==> flow/design.v <==
`default_nettype none
module as2650(
	input clk,
	input rst,
	input [7:0] bus_in,
	output [7:0] bus_out,
	output le_lo,
	output le_hi,
	output OEb,
	output WEb,
	output bus_dir,
	output IOC,
	output IOD,
	input [6:0] irqs,
	output flag,
	input sense,
	output reg [7:0] ext_io_addr,
	output reg io_bus_cyc,
	output reg io_bus_we,
	output reg [7:0] io_bus_out,
	input [7:0] io_bus_in,
	output [7:0] debug_psl,
	output [7:0] debug_psu,
	output [32:0] la_data_out,
	input wb_hidden_rom_enable,
	output reg cpu_hidden_rom_enable,
	output WE_ram
);
reg trap;
reg [7:0] irqs_latch;
wire [2:0] irq_num = irqs_latch[7] ? 3'h7 : (irqs_latch[6] ? 3'h6 : (irqs_latch[5] ? 3'h5 : (irqs_latch[4] ? 3'h4 : (irqs_latch[3] ? 3'h3 : (irqs_latch[2] ? 3'h2 : (irqs_latch[1] ? 3'h1 : 3'h0))))));
reg [7:0] regs [7:0];
reg [7:0] psu;
assign debug_psu = psu;
assign flag = psu[6];
reg [7:0] psl;
assign debug_psl = psl;
reg [15:0] stack [15:0];
wire [15:0] TOS = stack[psu[3:0] - 1];
reg [12:0] PC;
reg [2:0] page_reg; 
reg [11:0] ivectors_base;
reg [15:0] last_addr;
reg [3:0] cycle;
reg [7:0] insin;
reg [15:0] instruction_args_latch;
reg extend;
reg [1:0] warmup;
reg halted;
wire reset = rst || warmup;
reg indirect_cyc;
reg [1:0] indexed_cyc;
reg [15:0] indirect_target;
reg relative_cyc;
wire [7:0] instruction = cycle == FETCH ? bus_in : insin;
localparam FETCH = 0;
localparam PARAM1 = 1;
localparam PARAM2 = 2;
localparam DATA1 = 3;
localparam IO1 = 4;
localparam IO2 = 5;
localparam INVALID = 6;
localparam HALT = 7;
localparam EXT_IO1 = 8;
localparam EXT_IO2 = 9;
localparam EXT_IO3 = 10;
localparam EXT_IO4 = 11;
localparam INTERRUPT_ACTION1 = 12;
wire [7:0] reg_plus_1 = instr_reg_v + 1;
wire [7:0] reg_minus_1 = instr_reg_v - 1;
wire [1:0] index_control = extend ? 2'b11 : indexed_cyc;
wire [7:0] index = instr_reg_v;
wire is_data_fetch_cycle = relative_cyc || indirect_cyc || cycle == DATA1 || is_interrupt_cycle;
wire is_interrupt_cycle = cycle == INTERRUPT_ACTION1;
wire is_instr_fetch_cycle = (cycle == FETCH || cycle == PARAM1 || cycle == PARAM2) && !is_data_fetch_cycle;
wire le_lo_act = (is_instr_fetch_cycle || is_data_fetch_cycle) && (requested_addr[7:0] != last_addr[7:0] && requested_addr[15:8] == last_addr[15:8]) && !IO_cyc;
assign le_lo = le_lo_act && !reset;
wire le_hi_act = (is_instr_fetch_cycle || is_data_fetch_cycle) && (requested_addr[15:8] != last_addr[15:8]) && !IO_cyc;
assign le_hi = le_hi_act && !reset;
wire [15:0] requested_addr = (cycle == DATA1
								? (indirect_cyc || extend ? instruction_args_latch : {page_reg, instruction_args_latch[12:0]})
								: (is_instr_fetch_cycle ? {page_reg, PC} : (indirect_cyc || relative_cyc ? indirect_target : 0))
									+ (!is_instr_fetch_cycle && cycle == PARAM2 ? 1 : 0))
								+ (indexed_data1 ? index : 0);
wire write_cyc = cycle == DATA1 && is_store || (cycle == PARAM1 && relative_cyc && is_store);
assign OEb = !(((is_instr_fetch_cycle || is_data_fetch_cycle) && last_addr == requested_addr) || (IO_cyc && is_IO_READ)) || reset || write_cyc;
assign WE_ram = write_cyc && !reset && (last_addr == requested_addr);
assign WEb = !(write_cyc || (is_IO_WRITE && cycle == IO1)) || reset || (last_addr != requested_addr && !IO_cyc);
assign bus_out = is_IO_WRITE && IO_cyc ? instr_reg_v : (le_lo_act ? requested_addr[7:0] : (le_hi_act ? requested_addr[15:8] : alu_instr_reg));
assign bus_dir = !(!WEb || le_lo_act || le_hi_act || (is_IO_WRITE && IO_cyc)) || reset;
wire IO_cyc = cycle == IO1 || cycle == IO2;
assign IOC = IO_cyc && !insin[6];
assign IOD = IO_cyc && insin[6];
wire is_RETURN = (instruction[7:2] == 6'b000101 || instruction[7:2] == 6'b001101) && !extend;
wire is_DAR = instruction[7:2] == 6'b100101 && !extend;
wire is_CLR = instruction[7:2] == 6'h31 && !extend;
wire is_EXT = instruction == 8'hB7 && !extend;
wire is_HALT = instruction == 8'h40 && !extend;
wire is_NOP = instruction == 8'hC0 && !extend;
wire is_XCHG = instruction == 8'h91 && !extend;
wire is_MUL = instruction == 8'h90 && !extend;
wire is_ZBR = (instruction == 8'h9B || instruction == 8'hBB) && !extend;
wire is_BXA = (instruction == 8'h9F || instruction == 8'hBF) && !extend;
wire is_LPS = instruction[7:1] == 7'h49 && !extend;
wire is_SPS = instruction[7:1] == 7'h09 && !extend;
wire is_BRANCH = instruction[4:3] == 2'b11;
wire needs_param = (instruction[3:2] == 2'b01 || instruction[3:2] == 2'b10) && !is_RETURN && !is_DAR && !is_CLR && !is_EXT && !extend;
wire needs_2_param = instruction[3:2] == 2'b11 || (extend && instruction[3:2] == 2'b10);
wire is_indexed = ((instruction[3:2] == 2'b11 && instruction_args_latch[14:13] != 2'b00) && !is_BRANCH && !indirect_cyc && !extend) || (extend && (instruction[7:2] == 6'h03 || instruction[7:2] == 6'h33));
wire is_indirect_pre = (instruction[3:2] == 2'b10 || instruction[3:2] == 2'b11) && !indirect_cyc && !extend;
wire is_indirect_p1 = bus_in[7] && is_indirect_pre;
wire is_indirect_p2 = instruction_args_latch[15] && is_indirect_pre;
wire is_store = (instruction[7:4] == 4'hC && !is_NOP && !extend) || (instruction[7:3] == 5'h19 && extend);
wire is_COM = instruction[7:4] == 4'hE && !extend;
wire is_ALU_op = !instruction[4] && !is_store && !is_HALT && !is_COM && (!extend || instruction[3] == 1);
wire is_immediate = instruction[3:2] == 2'b01;
wire is_zero_reg = instruction[3:2] == 2'b00;
wire is_add_sub = instruction[7:5] == 3'h4 || instruction[7:5] == 3'h5;
wire is_relative = instruction[3:2] == 2'b10;
wire is_PUSH = instruction == 8'h10 && !extend;
wire is_POP = instruction == 8'h11 && !extend;
wire is_TPS = instruction[7:1] == 7'h5A && !extend;
wire is_CPS = instruction[7:1] == 7'h3A && !extend;
wire is_PPS = instruction[7:1] == 7'h3B && !extend;
wire is_RRR = instruction[7:2] == 6'h14 && !extend;
wire is_RRL = instruction[7:2] == 6'h34 && !extend;
wire is_TMI = instruction[7:2] == 6'h3D && !extend;
wire is_IO_READ = (instruction[7:2] == 6'h0C || instruction[7:2] == 6'h1C) && !extend;
wire is_IO_WRITE = (instruction[7:2] == 6'h2C || instruction[7:2] == 6'h3C) && !extend;
wire is_CPL = instruction[7:2] == 6'h38 && extend;
wire is_PSHS = instruction == 8'h10 && extend;
wire is_POPS = instruction == 8'h11 && extend;
wire is_SVB = instruction == 8'h12 && extend;
wire is_CHRP = instruction == 8'h13 && extend;
wire is_EXT_IO = (instruction[7:2] == 6'h15 || instruction[7:2] == 6'h35) && !extend;
wire is_TRAP = instruction == 8'h90 && extend;
wire is_CLRT = instruction == 8'h91 && extend;
wire is_LIR = instruction == 8'h92 && extend;
wire is_SIR = instruction == 8'h93 && extend;
wire [2:0] instr_reg_a = {psl[4], instruction[1:0]};
wire [7:0] instr_reg_v = regs[instr_reg_a];
wire [12:0] relative_eff_address_pre = PC + 1 + {bus_in[6], bus_in[6], bus_in[6], bus_in[6], bus_in[6], bus_in[6], bus_in[6:0]};
wire [15:0] relative_eff_address = {page_reg, relative_eff_address_pre};
wire is_CC_BRANCH = instruction[7:4] == 4'h1 || instruction[7:4] == 4'h3 || instruction[7:4] == 4'h9 || instruction[7:4] == 4'hB;
wire is_REG_BRANCH = !is_CC_BRANCH;
wire is_BRANCH_SUB = instruction[7:4] != 4'hF && instruction[5:4] == 2'b11;
wire [7:0] branch_compare_reg = instruction[7:4] == 4'hD ? reg_plus_1 : (instruction[7:4] == 4'hF ? reg_minus_1 : instr_reg_v);
wire should_branch = (is_CC_BRANCH && instruction[7] && psl[7:6] != instruction[1:0]) || (is_CC_BRANCH && !instruction[7] && instruction[1:0] == 2'b11) || (is_CC_BRANCH && !instruction[7] && psl[7:6] == instruction[1:0] || (is_REG_BRANCH && branch_compare_reg != 8'h00)) || is_ZBR || is_BXA;
wire [15:0] zbr_target = {(bus_in[6] ? 10'b0000000111 : 10'h000), bus_in[5:0]};
wire [2:0] r0_a = {psl[4], 2'b00};
wire [2:0] r1_a = {psl[4], 2'b01};
wire [2:0] r2_a = {psl[4], 2'b10};
wire [2:0] r3_a = {psl[4], 2'b11};
assign la_data_out = {halted, regs[r3_a], regs[r2_a], regs[r1_a], regs[r0_a]};
wire [15:0] mul_res = regs[r0_a] * regs[r1_a];
wire [7:0] rrr = psl[3] ? {psl[0], instr_reg_v[7:1]} : {instr_reg_v[0], instr_reg_v[7:1]};
wire [7:0] rrl = psl[3] ? {instr_reg_v[6:0], psl[0]} : {instr_reg_v[6:0], instr_reg_v[7]};
wire indexed_data1 = indexed_cyc && cycle == DATA1;
wire [7:0] alu_instr_reg = indexed_data1 ? regs[r0_a] : instr_reg_v;
wire [7:0] alu_input1 = is_zero_reg ? regs[r0_a] : alu_instr_reg;
wire [7:0] alu_input2 = is_zero_reg ? instr_reg_v : bus_in;
wire [2:0] alu_op = instruction[7:5];
reg [8:0] alu_next;
always @(*) begin
	case(alu_op)
		1: alu_next = {psl[0], alu_input1 ^ alu_input2};
		2: alu_next = {psl[0], alu_input1 & alu_input2};
		3: alu_next = {psl[0], alu_input1 | alu_input2};
		4: alu_next = {1'b0, alu_input1} + {1'b0, alu_input2} + {8'h00, (psl[3] && psl[0])};
		5: alu_next = {1'b0, alu_input1} + {1'b0, ~alu_input2} + {8'h00, (!psl[3] || psl[0])};
		default: alu_next = {psl[0], alu_input2};
	endcase
end
wire next_idc = alu_next[4] != alu_input1[4] ^ (instruction[7:5] == 5 ? ~alu_input2[4] : alu_input2[4]);
wire next_ovf = alu_input1[7] == alu_input2[7] && alu_next[7] != alu_input1[7];
always @(posedge clk) begin
	if(rst || (warmup != 0)) begin
		psl <= 8'h00;
		psu <= 8'h20;  
		cycle <= 4'h0;
		last_addr <= 16'hAAAA;
		insin <= 8'h00;
		instruction_args_latch <= 16'h0000;
		PC <= 13'h0000;
		extend <= 1'b0;
		warmup <= rst ? 2'b11 : warmup - 1;
		halted <= 1'b0;
		indirect_cyc <= 1'b0;
		indirect_target <= 16'h0000;
		relative_cyc <= 1'b0;
		regs[0] <= 8'h00;
		regs[1] <= 8'h00;
		regs[2] <= 8'h00;
		regs[3] <= 8'h00;
		regs[4] <= 8'h00;
		regs[5] <= 8'h00;
		regs[6] <= 8'h00;
		regs[7] <= 8'h00;
		indexed_cyc <= 2'b00;
		page_reg <= 3'b000;
		ivectors_base <= 12'h000;
		chirp_ptr <= 3'b000;
		ext_io_addr <= 8'h00;
		io_bus_cyc <= 1'b0;
		io_bus_we <= 1'b0;
		io_bus_out <= 8'h00;
		trap <= 1'b0;
		cpu_hidden_rom_enable <= wb_hidden_rom_enable;
	end else begin
		psu[7] <= sense;
		if(psl[4]) regs[3'b000] <= regs[3'b100];
		else regs[3'b100] <= regs[3'b000];
		if(le_lo_act) last_addr[7:0] <= requested_addr[7:0];
		if(le_hi_act) last_addr[15:8] <= requested_addr[15:8];
		if(cycle == FETCH) begin
			indirect_cyc <= 1'b0;
			relative_cyc <= 1'b0;
			indexed_cyc <= 2'b00;
			instruction_args_latch <= 16'h0000;
			if(last_addr == requested_addr) begin
				PC <= PC + 1;
				insin <= bus_in;
				if(is_LIR) begin
					instruction_args_latch <= {regs[r3_a], regs[r2_a]};
					cycle <= DATA1;
					extend <= 1'b0;
					insin <= 8'h0C;
				end else if(is_SIR) begin
					instruction_args_latch <= {regs[r3_a], regs[r2_a]};
					cycle <= DATA1;
					extend <= 1'b0;
					insin <= 8'hCC;
				end else if(needs_param || needs_2_param) begin
					if(is_BRANCH && !should_branch) begin
						PC <= PC + (needs_2_param ? 3 : 2);
						cycle <= FETCH;
						if(is_REG_BRANCH) regs[instr_reg_a] <= branch_compare_reg;
					end else cycle <= PARAM1;
				end else begin
					if(is_HALT) halted <= 1'b1;
					extend <= is_EXT;
					if(is_CPL) begin
						regs[instr_reg_a] <= ~instr_reg_v;
					end
					if(is_TRAP) begin
						trap <= 1'b1;
					end
					if(is_CLRT) begin
						trap <= 1'b0;
					end
					if(is_XCHG) begin
						regs[r0_a] <= regs[r1_a];
						regs[r1_a] <= regs[r0_a];
					end
					if(is_PUSH) begin
						stack[psu[3:0]] <= {regs[r1_a], regs[r0_a]};
						psu[3:0] <= psu[3:0] + 1;
					end
					if(is_POP) begin
						regs[r0_a] <= TOS[7:0];
						regs[r1_a] <= TOS[15:8];
						psu[3:0] <= psu[3:0] - 1;
					end
					if(is_PSHS) begin
						stack[psu[3:0]] <= {psu, psl};
						psu[3:0] <= psu[3:0] + 1;
					end
					if(is_POPS) begin
						psl <= TOS[7:0];
						psu <= {TOS[15:12], psu[3:0] - 4'b0001};
					end
					if(is_SVB) begin
						ivectors_base <= {regs[r1_a], regs[r0_a][7:4]};
					end
					if(is_CHRP) begin
						regs[r0_a] <= {1'b0, chirpchar};
						chirp_ptr <= chirp_ptr + 1;
						psl[7:6] <= 2'b01;
					end
					if(is_CLR) begin
						regs[instr_reg_a] <= 8'h00;
					end
					if(is_RETURN) begin
						if(instruction[1:0] == 2'b11 || instruction[1:0] == psl[7:6]) begin
							PC <= TOS[12:0];
							page_reg <= TOS[15:13];
							psu[3:0] <= psu[3:0] - 1;
							if(instruction[5]) psu[5] <= 1'b0;
						end
					end
					if(is_MUL) begin
						regs[r0_a] <= mul_res[7:0];
						regs[r1_a] <= mul_res[15:8];
						psl[7:6] <= mul_res > 32767 ? 'b10 : (mul_res != 0 ? 'b01 : 'b00);
					end
					if(is_COM && is_zero_reg) begin
						perform_compare(regs[r0_a], regs[instr_reg_a]);
					end else if(is_ALU_op && is_zero_reg) begin
						perform_alu_op(r0_a);
					end else if(is_store && !is_NOP && is_zero_reg) begin
						regs[instr_reg_a] <= regs[r0_a];
						set_cc_for(regs[r0_a]);
					end 
					if(is_DAR) begin
						regs[instr_reg_a] <= {regs[instr_reg_a][7:4] + (psl[0] ? 4'h0 : 4'hA), regs[instr_reg_a][3:0] + (psl[5] ? 4'h0 : 4'hA)};
					end 
					if(is_RRR) begin
						if(psl[3]) begin
							psl[0] <= instr_reg_v[0];
							psl[5] <= instr_reg_v[6];
						end
						set_cc_for(rrr);
						regs[instr_reg_a] <= rrr;
					end 
					if(is_RRL) begin
						if(psl[3]) begin
							psl[0] <= instr_reg_v[7];
							psl[5] <= instr_reg_v[4];
						end
						set_cc_for(rrl);
						regs[instr_reg_a] <= rrl;
					end
					if(is_LPS) begin
						if(instruction[0]) psl <= regs[r0_a];
						else psu <= regs[r0_a];
					end
					if(is_SPS) begin
						if(instruction[0]) begin
							regs[r0_a] <= psl;
							set_cc_for(psl);
						end else begin
							regs[r0_a] <= psu;
							set_cc_for(psu);
						end
					end
					cycle <= is_HALT ? HALT : (is_IO_READ || is_IO_WRITE ? IO1 : FETCH);
				end
			end
		end
		if(cycle == PARAM1) begin
			if(last_addr == requested_addr) begin
				if(is_instr_fetch_cycle) PC <= PC + 1;
				if(is_immediate || relative_cyc) begin
					if(is_store) begin
					end else if(is_ALU_op) begin
						perform_alu_op(instr_reg_a);
					end else begin
						if(is_TPS) begin
							if(((instruction[0] ? psl : psu) & bus_in) == bus_in) psl[7:6] <= 2'b00;
							else psl[7:6] <= 2'b01;
						end
						if(is_CPS) begin
							if(instruction[0]) psl <= psl & ~bus_in;
							else psu <= psu & ~bus_in;
						end
						if(is_PPS) begin
							if(instruction[0]) psl <= psl | bus_in;
							else psu <= psu | bus_in;
						end
						if(is_EXT_IO) begin
							ext_io_addr <= bus_in;
						end
						if(is_COM) begin
							perform_compare(alu_instr_reg, bus_in);
						end
						if(is_TMI) begin
							if((instr_reg_v & bus_in) == instr_reg_v) psl[7:6] <= 2'b00;
							else psl[7:6] <= 2'b01;
						end
					end
					cycle <= is_EXT_IO ? EXT_IO1 : FETCH;
					extend <= 1'b0;
					relative_cyc <= 1'b0;
				end else if(needs_2_param || indirect_cyc) begin
					cycle <= PARAM2;
				end else if(is_relative && is_indirect_p1) begin
					indirect_target <= is_ZBR ? zbr_target : relative_eff_address;
					indirect_cyc <= 1'b1;
				end else if(is_relative && !is_indirect_p1) begin
					if(is_BRANCH) begin
						if(is_ZBR) perform_branch(zbr_target);
						else perform_branch(relative_eff_address);
						extend <= 1'b0;
						cycle <= FETCH;
					end else begin
						relative_cyc <= 1'b1;
						indirect_target <= relative_eff_address;
					end
				end
				instruction_args_latch[15:8] <= bus_in;
			end
		end
		if(cycle == PARAM2) begin
			if(last_addr == requested_addr) begin
				if(is_instr_fetch_cycle) PC <= PC + 1;
				if(!indirect_cyc && instruction_args_latch[14:13] != 2'b00 && !is_BRANCH) begin
					indexed_cyc <= is_indexed ? instruction_args_latch[14:13] : 2'b00;
					regs[instr_reg_a] <= !is_indexed || instruction_args_latch[14:13] == 2'b11 || extend ? regs[instr_reg_a] : (instruction_args_latch[14:13] == 2'b01 ? reg_plus_1 : reg_minus_1);
				end
				if(is_indirect_p2 && !indirect_cyc) begin
					indirect_cyc <= 1'b1;
					indirect_target <= is_BRANCH ? {page_reg[2], instruction_args_latch[14:8], bus_in} : {page_reg, instruction_args_latch[12:8], bus_in};
					cycle <= PARAM1;
				end else if(is_BRANCH) begin
					if(instruction == 8'h1F) begin
						cpu_hidden_rom_enable <= 1'b0;
					end
					perform_branch((indirect_cyc || extend ? {instruction_args_latch[15:8], bus_in} : {page_reg[2], instruction_args_latch[14:8], bus_in}) + (is_BXA ? {8'h00, regs[r3_a]} : 16'h0000));
					cycle <= FETCH;
					extend <= 1'b0;
				end else cycle <= DATA1;
				instruction_args_latch[7:0] <= bus_in;
			end
		end
		if(cycle == DATA1) begin
			if(last_addr == requested_addr) begin
				indirect_cyc <= 1'b0;
				indexed_cyc <= 2'b00;
				instruction_args_latch <= 16'h0000;
				if(is_store) begin
				end else if(is_COM) begin
					perform_compare(alu_instr_reg, bus_in);
				end else if(is_ALU_op) begin
					perform_alu_op(indexed_data1 ? r0_a : instr_reg_a);
				end
				cycle <= FETCH;
				extend <= 1'b0;
			end
		end
		if(cycle == IO1) begin
			cycle <= IO2;
		end
		if(cycle == IO2) begin
			if(is_IO_READ) begin
				regs[instr_reg_a] <= bus_in;
				psl[7:6] <= bus_in > 127 ? 2'b10 : (bus_in == 0 ? 2'b00 : 2'b01);
			end
			cycle <= FETCH;
		end
		if(cycle == EXT_IO1) begin
			io_bus_cyc <= 1'b0;
			io_bus_out <= instr_reg_v;
			io_bus_we <= instruction[7];
			cycle <= EXT_IO2;
		end
		if(cycle == EXT_IO2) begin
			io_bus_cyc <= 1'b1;
			cycle <= EXT_IO3;
		end
		if(cycle == EXT_IO3) begin
			cycle <= EXT_IO4;
		end
		if(cycle == EXT_IO4) begin
			io_bus_cyc <= 1'b0;
			if(!instruction[7]) begin
				regs[instr_reg_a] <= io_bus_in;
				set_cc_for(io_bus_in);
			end
			io_bus_we <= 1'b0;
			cycle <= FETCH;
		end
		if(cycle == INTERRUPT_ACTION1) begin
			insin <= 8'h3F;
			indirect_cyc <= 1'b1;
			indirect_target <= {ivectors_base, irq_num, 1'b0};
			psu[5] <= 1'b1;
			cycle <= PARAM1;
		end
		if(cycle == HALT || (cycle == FETCH && last_addr != requested_addr)) begin
			if(irqs != 0 && !psu[5]) begin
				irqs_latch <= {irqs[6], irqs[5], irqs[4], trap, irqs[3], irqs[2], irqs[1], irqs[0]};
				cycle <= INTERRUPT_ACTION1;
			end
		end
	end
end
task set_cc_for(input [7:0] val);
	begin
		psl[7:6] <= val > 127 ? 'b10 : (val != 0 ? 'b01 : 'b00);
	end
endtask
task perform_alu_op(input [2:0] targ_reg);
	begin
		regs[targ_reg] <= alu_next[7:0];
		psl[0] <= alu_next[8];
		set_cc_for(alu_next[7:0]);
		if(is_add_sub) begin
			psl[5] <= next_idc;
			psl[2] <= next_ovf;
		end
	end
endtask
task perform_compare(input [7:0] in1, input [7:0] in2);
	begin
		if(in1 == in2) psl[7:6] <= 2'b00;
		else if(psl[1] || in1[7] == in2[7]) begin
			if(in1 > in2) psl[7:6] <= 2'b01;
			else if(in1 < in2) psl[7:6] <= 2'b10;
		end else psl[7:6] <= in1[7] ? 2'b10 : 2'b01;
	end
endtask
task perform_branch(input [15:0] target);
	begin
			if(is_BRANCH_SUB) begin
				stack[psu[3:0]] <= {page_reg, indirect_cyc || is_interrupt_cycle ? PC : PC + 13'h0001};
				psu[3:0] <= psu[3:0] + 1;
			end
			PC <= target[12:0];
			page_reg <= target[15:13];
			if(is_REG_BRANCH) regs[instr_reg_a] <= branch_compare_reg;
	end
endtask
reg [2:0] chirp_ptr;
reg [6:0] chirpchar;
always @(*) begin
	case(chirp_ptr)
		0: chirpchar = 7'h43;
		1: chirpchar = 7'h68;
		2: chirpchar = 7'h69;
		3: chirpchar = 7'h72;
		4: chirpchar = 7'h70;
		5: chirpchar = 7'h21;
		6: chirpchar = 13;
		7: chirpchar = 10;
	endcase
end
endmodule
# Tool chain data of as2650
# Tool output for the design above before and after an edit, in the order of the flow.
# "orig" refers to lines of the RTL above, "edited" to lines of the edited file.
# "diff" is "edited" less "orig", of the values as shown; "change_rel_pct" is that difference over "orig", in percent.
# Operators carry their Yosys type and port widths (W data, S select, Z words).
# Library cell names are shortened.
# The mark - stands for no value.
[design] top="as2650" clk_port="clk" lib="sky130hd" lib_corner="tt_025C_1v80"

# Diff
# Unified diff, file above to edited file.
# The edit is scripted: it alters the design's behaviour and was not made to optimise anything.
# begin of diff
@@ -145,5 +145,6 @@
 wire is_REG_BRANCH = !is_CC_BRANCH;
 wire is_BRANCH_SUB = instruction[7:4] != 4'hF && instruction[5:4] == 2'b11;
-wire [7:0] branch_compare_reg = instruction[7:4] == 4'hD ? reg_plus_1 : (instruction[7:4] == 4'hF ? reg_minus_1 : instr_reg_v);
+reg [7:0] branch_compare_reg;
+always @(posedge clk) branch_compare_reg <= instruction[7:4] == 4'hD ? reg_plus_1 : (instruction[7:4] == 4'hF ? reg_minus_1 : instr_reg_v);
 wire should_branch = (is_CC_BRANCH && instruction[7] && psl[7:6] != instruction[1:0]) || (is_CC_BRANCH && !instruction[7] && instruction[1:0] == 2'b11) || (is_CC_BRANCH && !instruction[7] && psl[7:6] == instruction[1:0] || (is_REG_BRANCH && branch_compare_reg != 8'h00)) || is_ZBR || is_BXA;
 wire [15:0] zbr_target = {(bus_in[6] ? 10'b0000000111 : 10'h000), bus_in[5:0]};
# end of diff

# Elaborated design
# Source: Yosys, flattened and elaborated, memories not mapped. Widths are those after wreduce. Print and check cells do not count.
# Yosys's memory passes give these memory sizes; they may raise the number of words (mostly to a power of two), join words into wider ones and drop unused or constant bits.
[bits] item="register_bits" orig=143 edited=151 diff=8 change_rel_pct=5.59
[bits] item="mem_bits_rw" orig=320 edited=320 diff=0 change_rel_pct=0.00
[bits] item="rom_bits" orig=56 edited=56 diff=0 change_rel_pct=0.00
[bits] item="mem_count" orig=3 edited=3 diff=0 change_rel_pct=0.00
[bits] item="wordCells" orig=1352 edited=1353 diff=1 change_rel_pct=0.07
[classes] item="add_sub_neg" orig=20 edited=20 diff=0 change_rel_pct=0.00
[classes] item="mul" orig=1 edited=1 diff=0 change_rel_pct=0.00
[classes] item="n_cmp" orig=13 edited=13 diff=0 change_rel_pct=0.00
[classes] item="eq_ne" orig=89 edited=89 diff=0 change_rel_pct=0.00
[classes] item="n_mux" orig=928 edited=928 diff=0 change_rel_pct=0.00
[classes] item="logic" orig=45 edited=45 diff=0 change_rel_pct=0.00
[classes] item="reduce_logical" orig=216 edited=216 diff=0 change_rel_pct=0.00
[ops] operator="$mux W1" orig=431 edited=431 diff=0 change_rel_pct=0.00
[ops] operator="$mux W8" orig=221 edited=221 diff=0 change_rel_pct=0.00
[ops] operator="$logic_and A1 B1 Y1" orig=97 edited=97 diff=0 change_rel_pct=0.00
[ops] operator="$mux W2" orig=90 edited=90 diff=0 change_rel_pct=0.00
[ops] operator="$mux W16" orig=59 edited=59 diff=0 change_rel_pct=0.00
[ops] operator="$mux W4" orig=57 edited=57 diff=0 change_rel_pct=0.00
[ops] operator="$logic_or A1 B1 Y1" orig=54 edited=54 diff=0 change_rel_pct=0.00
[ops] operator="$mux W3" orig=42 edited=42 diff=0 change_rel_pct=0.00
[ops] operator="$logic_not A1 Y1" orig=28 edited=28 diff=0 change_rel_pct=0.00
[ops] operator="$or A1 B1 Y1" orig=25 edited=25 diff=0 change_rel_pct=0.00
[ops] operator="$mux W13" orig=23 edited=23 diff=0 change_rel_pct=0.00
[ops] operator="$eq A4 B4 Y1 const B" orig=11 edited=11 diff=0 change_rel_pct=0.00
[ops] operator="$eq A8 B8 Y1 const B" orig=10 edited=10 diff=0 change_rel_pct=0.00
[ops] operator="$reduce_bool A2 Y1" orig=10 edited=10 diff=0 change_rel_pct=0.00
[ops] operator="$eq A6 B6 Y1 const B" orig=9 edited=9 diff=0 change_rel_pct=0.00
[ops] operator="$gt A8 B7 Y1 const B" orig=8 edited=8 diff=0 change_rel_pct=0.00
[ops] operator="$reduce_bool A8 Y1" orig=8 edited=8 diff=0 change_rel_pct=0.00
[ops] operator="$not A1 Y1" orig=7 edited=7 diff=0 change_rel_pct=0.00
[ops] operator="$eq A2 B2 Y1 const B" orig=6 edited=6 diff=0 change_rel_pct=0.00
[ops] operator="$and A8 B8 Y8" orig=5 edited=5 diff=0 change_rel_pct=0.00
[ops] operator="$eq A8 B5 Y1 const B" orig=5 edited=5 diff=0 change_rel_pct=0.00
[ops] operator="$eq A8 B8 Y1" orig=5 edited=5 diff=0 change_rel_pct=0.00
[ops] operator="$reduce_and A6 Y1" orig=5 edited=5 diff=0 change_rel_pct=0.00
[ops] operator="$eq A1 B1 Y1" orig=3 edited=3 diff=0 change_rel_pct=0.00
[ops] operator="$eq A4 B2 Y1 const B" orig=3 edited=3 diff=0 change_rel_pct=0.00
[ops] operator="$eq A4 B3 Y1 const B" orig=3 edited=3 diff=0 change_rel_pct=0.00
[ops] operator="$eq A6 B5 Y1 const B" orig=3 edited=3 diff=0 change_rel_pct=0.00
[ops] operator="$mux W6" orig=3 edited=3 diff=0 change_rel_pct=0.00
# The list need not be complete.

# Depth
# Depth = most cells in a row (Yosys ltp): at word level without a register or memory, in the mapped netlist without a sequential cell, where the memories' decode and read muxes count.
[logic_depth] item="ltp_word" orig=54 edited=54 diff=0 change_rel_pct=0.00
[logic_depth] item="abc_area" orig="0" edited="0"
[logic_depth] item="ltp_mapped" orig=32 edited=32 diff=0 change_rel_pct=0.00
[logic_depth] item="ltp_nobuf" orig=27 edited=28 diff=1 change_rel_pct=3.70

# After synthesis
# The flow's flattened synthesis, as Yosys stat reports it; memories are mapped. The netlist is that of the ABC_AREA named above (0 if unset); the other value can give another one.
[by_type] type="o21ai_0" orig=205 edited=244 diff=39 change_rel_pct=19.02
[by_type] type="a31oi_1" orig=47 edited=29 diff=-18 change_rel_pct=-38.30
[by_type] type="nor2_1" orig=421 edited=406 diff=-15 change_rel_pct=-3.56
[by_type] type="o211ai_1" orig=67 edited=53 diff=-14 change_rel_pct=-20.90
[by_type] type="nor3_1" orig=96 edited=83 diff=-13 change_rel_pct=-13.54
[by_type] type="buf_1" orig=30 edited=18 diff=-12 change_rel_pct=-40.00
[by_type] type="o21ai_1" orig=18 edited=6 diff=-12 change_rel_pct=-66.67
[by_type] type="a21oi_1" orig=299 edited=288 diff=-11 change_rel_pct=-3.68
[by_type] type="o31ai_1" orig=23 edited=12 diff=-11 change_rel_pct=-47.83
[by_type] type="mux2i_1" orig=109 edited=100 diff=-9 change_rel_pct=-8.26
[by_type] type="a211o_1" orig=17 edited=8 diff=-9 change_rel_pct=-52.94
[by_type] type="o311ai_0" orig=2 edited=11 diff=9 change_rel_pct=450.00
[by_type] type="dfxtp_1" orig=147 edited=155 diff=8 change_rel_pct=5.44
[by_type] type="nor2b_1" orig=20 edited=28 diff=8 change_rel_pct=40.00
[by_type] type="or2_2" orig=15 edited=7 diff=-8 change_rel_pct=-53.33
[by_type] type="a2111oi_0" orig=12 edited=4 diff=-8 change_rel_pct=-66.67
[by_type] type="inv_1" orig=173 edited=166 diff=-7 change_rel_pct=-4.05
[by_type] type="o22ai_1" orig=52 edited=59 diff=7 change_rel_pct=13.46
# The list need not be complete.
[synth_totals] item="stdcells" orig=3778 edited=3720 diff=-58 change_rel_pct=-1.54
[synth_totals] item="synth_area_um2" orig=34144.0 edited=34071.4 diff=-72.6 change_rel_pct=-0.21
[synth_totals] item="seqArea_um2" orig=12852.3 edited=13012.5 diff=160.2 change_rel_pct=1.25
[synth_totals] item="ffs" orig=477 edited=485 diff=8 change_rel_pct=1.68
[synth_totals] item="buf_cells" orig=242 edited=238 diff=-4 change_rel_pct=-1.65

# Timing after synthesis
# Path of least setup slack by OpenSTA after synthesis, without wires, with an ideal clock, recovery checks aside; 20% of the period is set as input and as output delay. Where synthesis merged equal registers, the netlist keeps one of their names.
[synth_timing] item="path_type" orig="input -> output" edited="input -> output"
[synth_timing] item="from" orig="input port bus_in[0]" edited="input port bus_in[0]"
[synth_timing] item="to" orig="output port bus_out[5]" edited="output port bus_dir"
[synth_timing] item="tclk_ns" orig=16.0 edited=16.0 diff=0.0 change_rel_pct=0.00
[synth_timing] item="input_delay_ns" orig=3.200 edited=3.200 diff=0.000 change_rel_pct=0.00
[synth_timing] item="out_delay_ns" orig=3.200 edited=3.200 diff=0.000 change_rel_pct=0.00
[synth_timing] item="t_first_pin_ns" orig=3.200 edited=3.200 diff=0.000 change_rel_pct=0.00
[synth_timing] item="t_arrival_ns" orig=8.417 edited=8.457 diff=0.040 change_rel_pct=0.48
[synth_timing] item="slack_ns" orig=4.383 edited=4.343 diff=-0.040
[synth_timing] item="path_delay_ns" orig=5.217 edited=5.257 diff=0.040 change_rel_pct=0.77
[synth_timing] item="stages" orig=23 edited=20 diff=-3 change_rel_pct=-13.04
[synth_timing] item="synth_period_reached_ns" orig=11.617 edited=11.657 diff=0.040 change_rel_pct=0.34
# "path_delay_ns" = arrival - input delay + setup time.
# At an output port there is no setup time.
# "stages" counts driving pins, that of a launching flip-flop among them; a cell with two outputs on the path counts twice.
# "synth_period_reached_ns" is the clock period less the worst setup slack; recovery checks do not enter. This is arithmetic on one report: input and output delays are still those of the set period (20% each).
# Between the ends stands the longest chain of elaborated cells between them, by number of cells; it is not shown to be the way that was timed. Of several equally long chains one is given.
# Each line given opens the expression or statement behind the cell; cells for indexed reads and writes are added by Yosys, which also makes memories of some case tables.
# A memory read counts as a cell of the chain, while the word-level depth stops at memories.
[synth_via_orig] path_cell_list="mux2_2 mux4_2 mux2i_1 clkbuf_1 buf_1 nor2_1 ha_1 o21ai_0 o21a_1 o31ai_1 o31ai_1 nor3_1 xnor3_1 and3b_1 and4_1 buf_2 buf_1 nor2_1 buf_2 nand2_1 o211ai_1 o211ai_1 o21ai_0" elab_chain_cells=10 cone_cells=16 lines_between=8
[synth_lines_orig] item="start: declaration" line=5 text="input [7:0] bus_in,"
[synth_lines_orig] item="$mux W8" line=55 text="wire [7:0] instruction = cycle == FETCH ? bus_in : insin;"
[synth_lines_orig] item="$mem_v2 Z8 W8" line=32 text="reg [7:0] regs [7:0];"
[synth_lines_orig] item="$mux W8" line=84 text="+ (indexed_data1 ? index : 0);"
[synth_lines_orig] item="$add A16 B8 Y16" line=80 text="wire [15:0] requested_addr = (cycle == DATA1"
[synth_lines_orig] item="$ne A8 B8 Y1" line=78 text="wire le_hi_act = (is_instr_fetch_cycle || is_data_fetch_cycle) && (requested_addr[15:8] != last_addr[15:8]) && ..."
[synth_lines_orig] item="$logic_and A1 B1 Y1 (2 in a row)" line=78
[synth_lines_orig] item="$mux W8 (3 in a row)" line=89 text="assign bus_out = is_IO_WRITE && IO_cyc ? instr_reg_v : (le_lo_act ? requested_addr[7:0] : (le_hi_act ? request ..."
[synth_lines_orig] item="end: declaration" line=6 text="output [7:0] bus_out,"
[synth_via_edited] path_cell_list="mux2_2 buf_1 mux4_2 mux2i_1 clkbuf_1 nor2_1 ha_1 o21a_1 a211o_1 a31o_2 nand2_1 xnor2_1 mux2_2 a21oi_1 o2111a_2 a21o_1 clkbuf_1 clkbuf_1 nand3_1 o21ai_0" elab_chain_cells=19 cone_cells=33
[synth_lines_edited] item="start: declaration" line=5 text="input [7:0] bus_in,"
[synth_lines_edited] item="$mux W8" line=55 text="wire [7:0] instruction = cycle == FETCH ? bus_in : insin;"
[synth_lines_edited] item="$eq A8 B8 Y1" line=99 text="wire is_NOP = instruction == 8'hC0 && !extend;"
[synth_lines_edited] item="$logic_and A1 B1 Y1" line=99
[synth_lines_edited] item="$logic_not A1 Y1" line=113 text="wire is_store = (instruction[7:4] == 4'hC && !is_NOP && !extend) || (instruction[7:3] == 5'h19 && extend);"
[synth_lines_edited] item="$logic_and A1 B1 Y1 (2 in a row)" line=113
[synth_lines_edited] item="$logic_or A1 B1 Y1" line=113
[synth_lines_edited] item="$logic_and A1 B1 Y1" line=85 text="wire write_cyc = cycle == DATA1 && is_store || (cycle == PARAM1 && relative_cyc && is_store);"
[synth_lines_edited] item="$logic_or A1 B1 Y1" line=85
[synth_lines_edited] item="$logic_or A1 B1 Y1" line=88 text="assign WEb = !(write_cyc || (is_IO_WRITE && cycle == IO1)) || reset || (last_addr != requested_addr && !IO_cyc ..."
[synth_lines_edited] item="$logic_not A1 Y1" line=88
[synth_lines_edited] item="$logic_or A1 B1 Y1 (2 in a row)" line=88
[synth_lines_edited] item="$logic_not A1 Y1" line=90 text="assign bus_dir = !(!WEb || le_lo_act || le_hi_act || (is_IO_WRITE && IO_cyc)) || reset;"
[synth_lines_edited] item="$logic_or A1 B1 Y1 (3 in a row)" line=90
[synth_lines_edited] item="$logic_not A1 Y1" line=90
[synth_lines_edited] item="$logic_or A1 B1 Y1" line=90
[synth_lines_edited] item="end: declaration" line=11 text="output bus_dir,"

# Path in the finished layout
# From the final timing report of each run of pair A: the path of least setup slack in the routed layout; clock arrival at registers is part of the times.
[layout_timing] item="path_type" orig="input -> output" edited="input -> output"
[layout_timing] item="from" orig="input port bus_in[1]" edited="input port bus_in[0]"
[layout_timing] item="to" orig="output port bus_out[3]" edited="output port bus_out[7]"
[layout_timing] item="tclk_ns" orig=16.0 edited=16.0 diff=0.0 change_rel_pct=0.00
[layout_timing] item="input_delay_ns" orig=3.20 edited=3.20 diff=0.00 change_rel_pct=0.00
[layout_timing] item="out_delay_ns" orig=3.20 edited=3.20 diff=0.00 change_rel_pct=0.00
[layout_timing] item="t_first_pin_ns" orig=3.20 edited=3.20 diff=0.00 change_rel_pct=0.00
[layout_timing] item="t_arrival_ns" orig=11.18 edited=10.45 diff=-0.73 change_rel_pct=-6.53
[layout_timing] item="slack_ns" orig=1.62 edited=2.35 diff=0.73
[layout_timing] item="stages" orig=22 edited=23 diff=1 change_rel_pct=4.55
# Between the ends stands the longest chain of elaborated cells between them, by number of cells; it is not shown to be the way that was timed. Of several equally long chains one is given.
# A memory read counts as a cell of the chain, while the word-level depth stops at memories.
[layout_via_orig] path_cell_list="clkdlybuf4s50_1 mux2_2 mux2_2 mux2i_1 buf_4 clkinv_1 buf_4 nor2_1 ha_1 o21ai_0 o21a_1 o31ai_1 a311oi_1 o31ai_1 xor2_1 o211a_1 nand4_1 or3_1 o211ai_1 o211ai_1 o21ai_0 clkdlybuf4s50_1" elab_chain_cells=10 cone_cells=16 lines_between=8
[layout_lines_orig] item="start: declaration" line=5 text="input [7:0] bus_in,"
[layout_lines_orig] item="$mux W8" line=55 text="wire [7:0] instruction = cycle == FETCH ? bus_in : insin;"
[layout_lines_orig] item="$mem_v2 Z8 W8" line=32 text="reg [7:0] regs [7:0];"
[layout_lines_orig] item="$mux W8" line=84 text="+ (indexed_data1 ? index : 0);"
[layout_lines_orig] item="$add A16 B8 Y16" line=80 text="wire [15:0] requested_addr = (cycle == DATA1"
[layout_lines_orig] item="$ne A8 B8 Y1" line=78 text="wire le_hi_act = (is_instr_fetch_cycle || is_data_fetch_cycle) && (requested_addr[15:8] != last_addr[15:8]) && ..."
[layout_lines_orig] item="$logic_and A1 B1 Y1 (2 in a row)" line=78
[layout_lines_orig] item="$mux W8 (3 in a row)" line=89 text="assign bus_out = is_IO_WRITE && IO_cyc ? instr_reg_v : (le_lo_act ? requested_addr[7:0] : (le_hi_act ? request ..."
[layout_lines_orig] item="end: declaration" line=6 text="output [7:0] bus_out,"
[layout_via_edited] path_cell_list="clkdlybuf4s50_1 buf_4 mux2_2 mux4_2 mux2i_2 or2_2 inv_1 ha_1 a211oi_1 o21ai_0 a211o_1 a31o_2 nand4_1 a2111o_1 or3_4 o211ai_2 inv_2 a21oi_1 nand2_1 nand3_1 o211ai_1 o21ai_0 clkdlybuf4s50_1" elab_chain_cells=10 cone_cells=16 lines_between=8
[layout_lines_edited] item="start: declaration" line=5 text="input [7:0] bus_in,"
[layout_lines_edited] item="$mux W8" line=55 text="wire [7:0] instruction = cycle == FETCH ? bus_in : insin;"
[layout_lines_edited] item="$mem_v2 Z8 W8" line=32 text="reg [7:0] regs [7:0];"
[layout_lines_edited] item="$mux W8" line=84 text="+ (indexed_data1 ? index : 0);"
[layout_lines_edited] item="$add A16 B8 Y16" line=80 text="wire [15:0] requested_addr = (cycle == DATA1"
[layout_lines_edited] item="$ne A8 B8 Y1" line=78 text="wire le_hi_act = (is_instr_fetch_cycle || is_data_fetch_cycle) && (requested_addr[15:8] != last_addr[15:8]) && ..."
[layout_lines_edited] item="$logic_and A1 B1 Y1 (2 in a row)" line=78
[layout_lines_edited] item="$mux W8 (3 in a row)" line=89 text="assign bus_out = is_IO_WRITE && IO_cyc ? instr_reg_v : (le_lo_act ? requested_addr[7:0] : (le_hi_act ? request ..."
[layout_lines_edited] item="end: declaration" line=6 text="output [7:0] bus_out,"

# Layout results
# Both versions went through the flow (Yosys, OpenROAD) with the same settings in each pair. Constraints: input delay and output delay 20% of the set period each, output load 0.01 pF.
[settings_pair_A] CORE_UTILIZATION=40 period_ns=16.0 CAP_MARGIN=20 CORE_MARGIN=2 SLEW_MARGIN=20
[results_pair_A] item="yosys.chip_area_um2" orig=34144.0 edited=34071.4 diff=-72.6 change_rel_pct=-0.21
[results_pair_A] item="design.die.area_um2" orig=87713.7 edited=87530.2 diff=-183.5 change_rel_pct=-0.21
[results_pair_A] item="fin_util_pct" orig=45.8 edited=45.8 diff=0.0
[results_pair_A] item="final_setup_ws_ns" orig=1.619 edited=2.347 diff=0.728
[results_pair_A] item="tns_setup_ns" orig=0.000 edited=0.000 diff=0.000
[results_pair_A] item="power.total_mw" orig=2.903 edited=2.981 diff=0.078 change_rel_pct=2.69
[results_pair_A] item="clock_period_reached_ns" orig=14.381 edited=13.653 diff=-0.728 change_rel_pct=-5.06
[settings_pair_B] CAP_MARGIN=30 CELL_PAD_IN_SITES_DETAIL_PLACEMENT=1 CORE_ASPECT_RATIO=1.12 CORE_MARGIN=5 CORE_UTILIZATION=31 GPL_TIMING_DRIVEN=0 MAX_ROUTING_LAYER="met4" MIN_ROUTING_LAYER="met1" PLACE_DENSITY_LB_ADDON=0.27 SETUP_SLACK_MARGIN=0.98 SLEW_MARGIN=15 period_ns=16.2
[results_pair_B] item="yosys.chip_area_um2" orig=34144.0 edited=34071.4 diff=-72.6 change_rel_pct=-0.21
[results_pair_B] item="design.die.area_um2" orig=116891.0 edited=116648.0 diff=-243.0 change_rel_pct=-0.21
[results_pair_B] item="fin_util_pct" orig=36.7 edited=36.6 diff=-0.1
[results_pair_B] item="final_setup_ws_ns" orig=1.399 edited=1.105 diff=-0.294
[results_pair_B] item="tns_setup_ns" orig=0.000 edited=0.000 diff=0.000
[results_pair_B] item="power.total_mw" orig=2.903 edited=2.983 diff=0.080 change_rel_pct=2.76
[results_pair_B] item="clock_period_reached_ns" orig=14.801 edited=15.095 diff=0.294 change_rel_pct=1.99
# By "clock_period_reached_ns" is meant the clock period of the run minus its worst setup slack. This is arithmetic on one report: input and output delays are still those of the set period (20% each).
# "power.total_mw" is the tool's figure for a default switching activity; nothing was simulated.
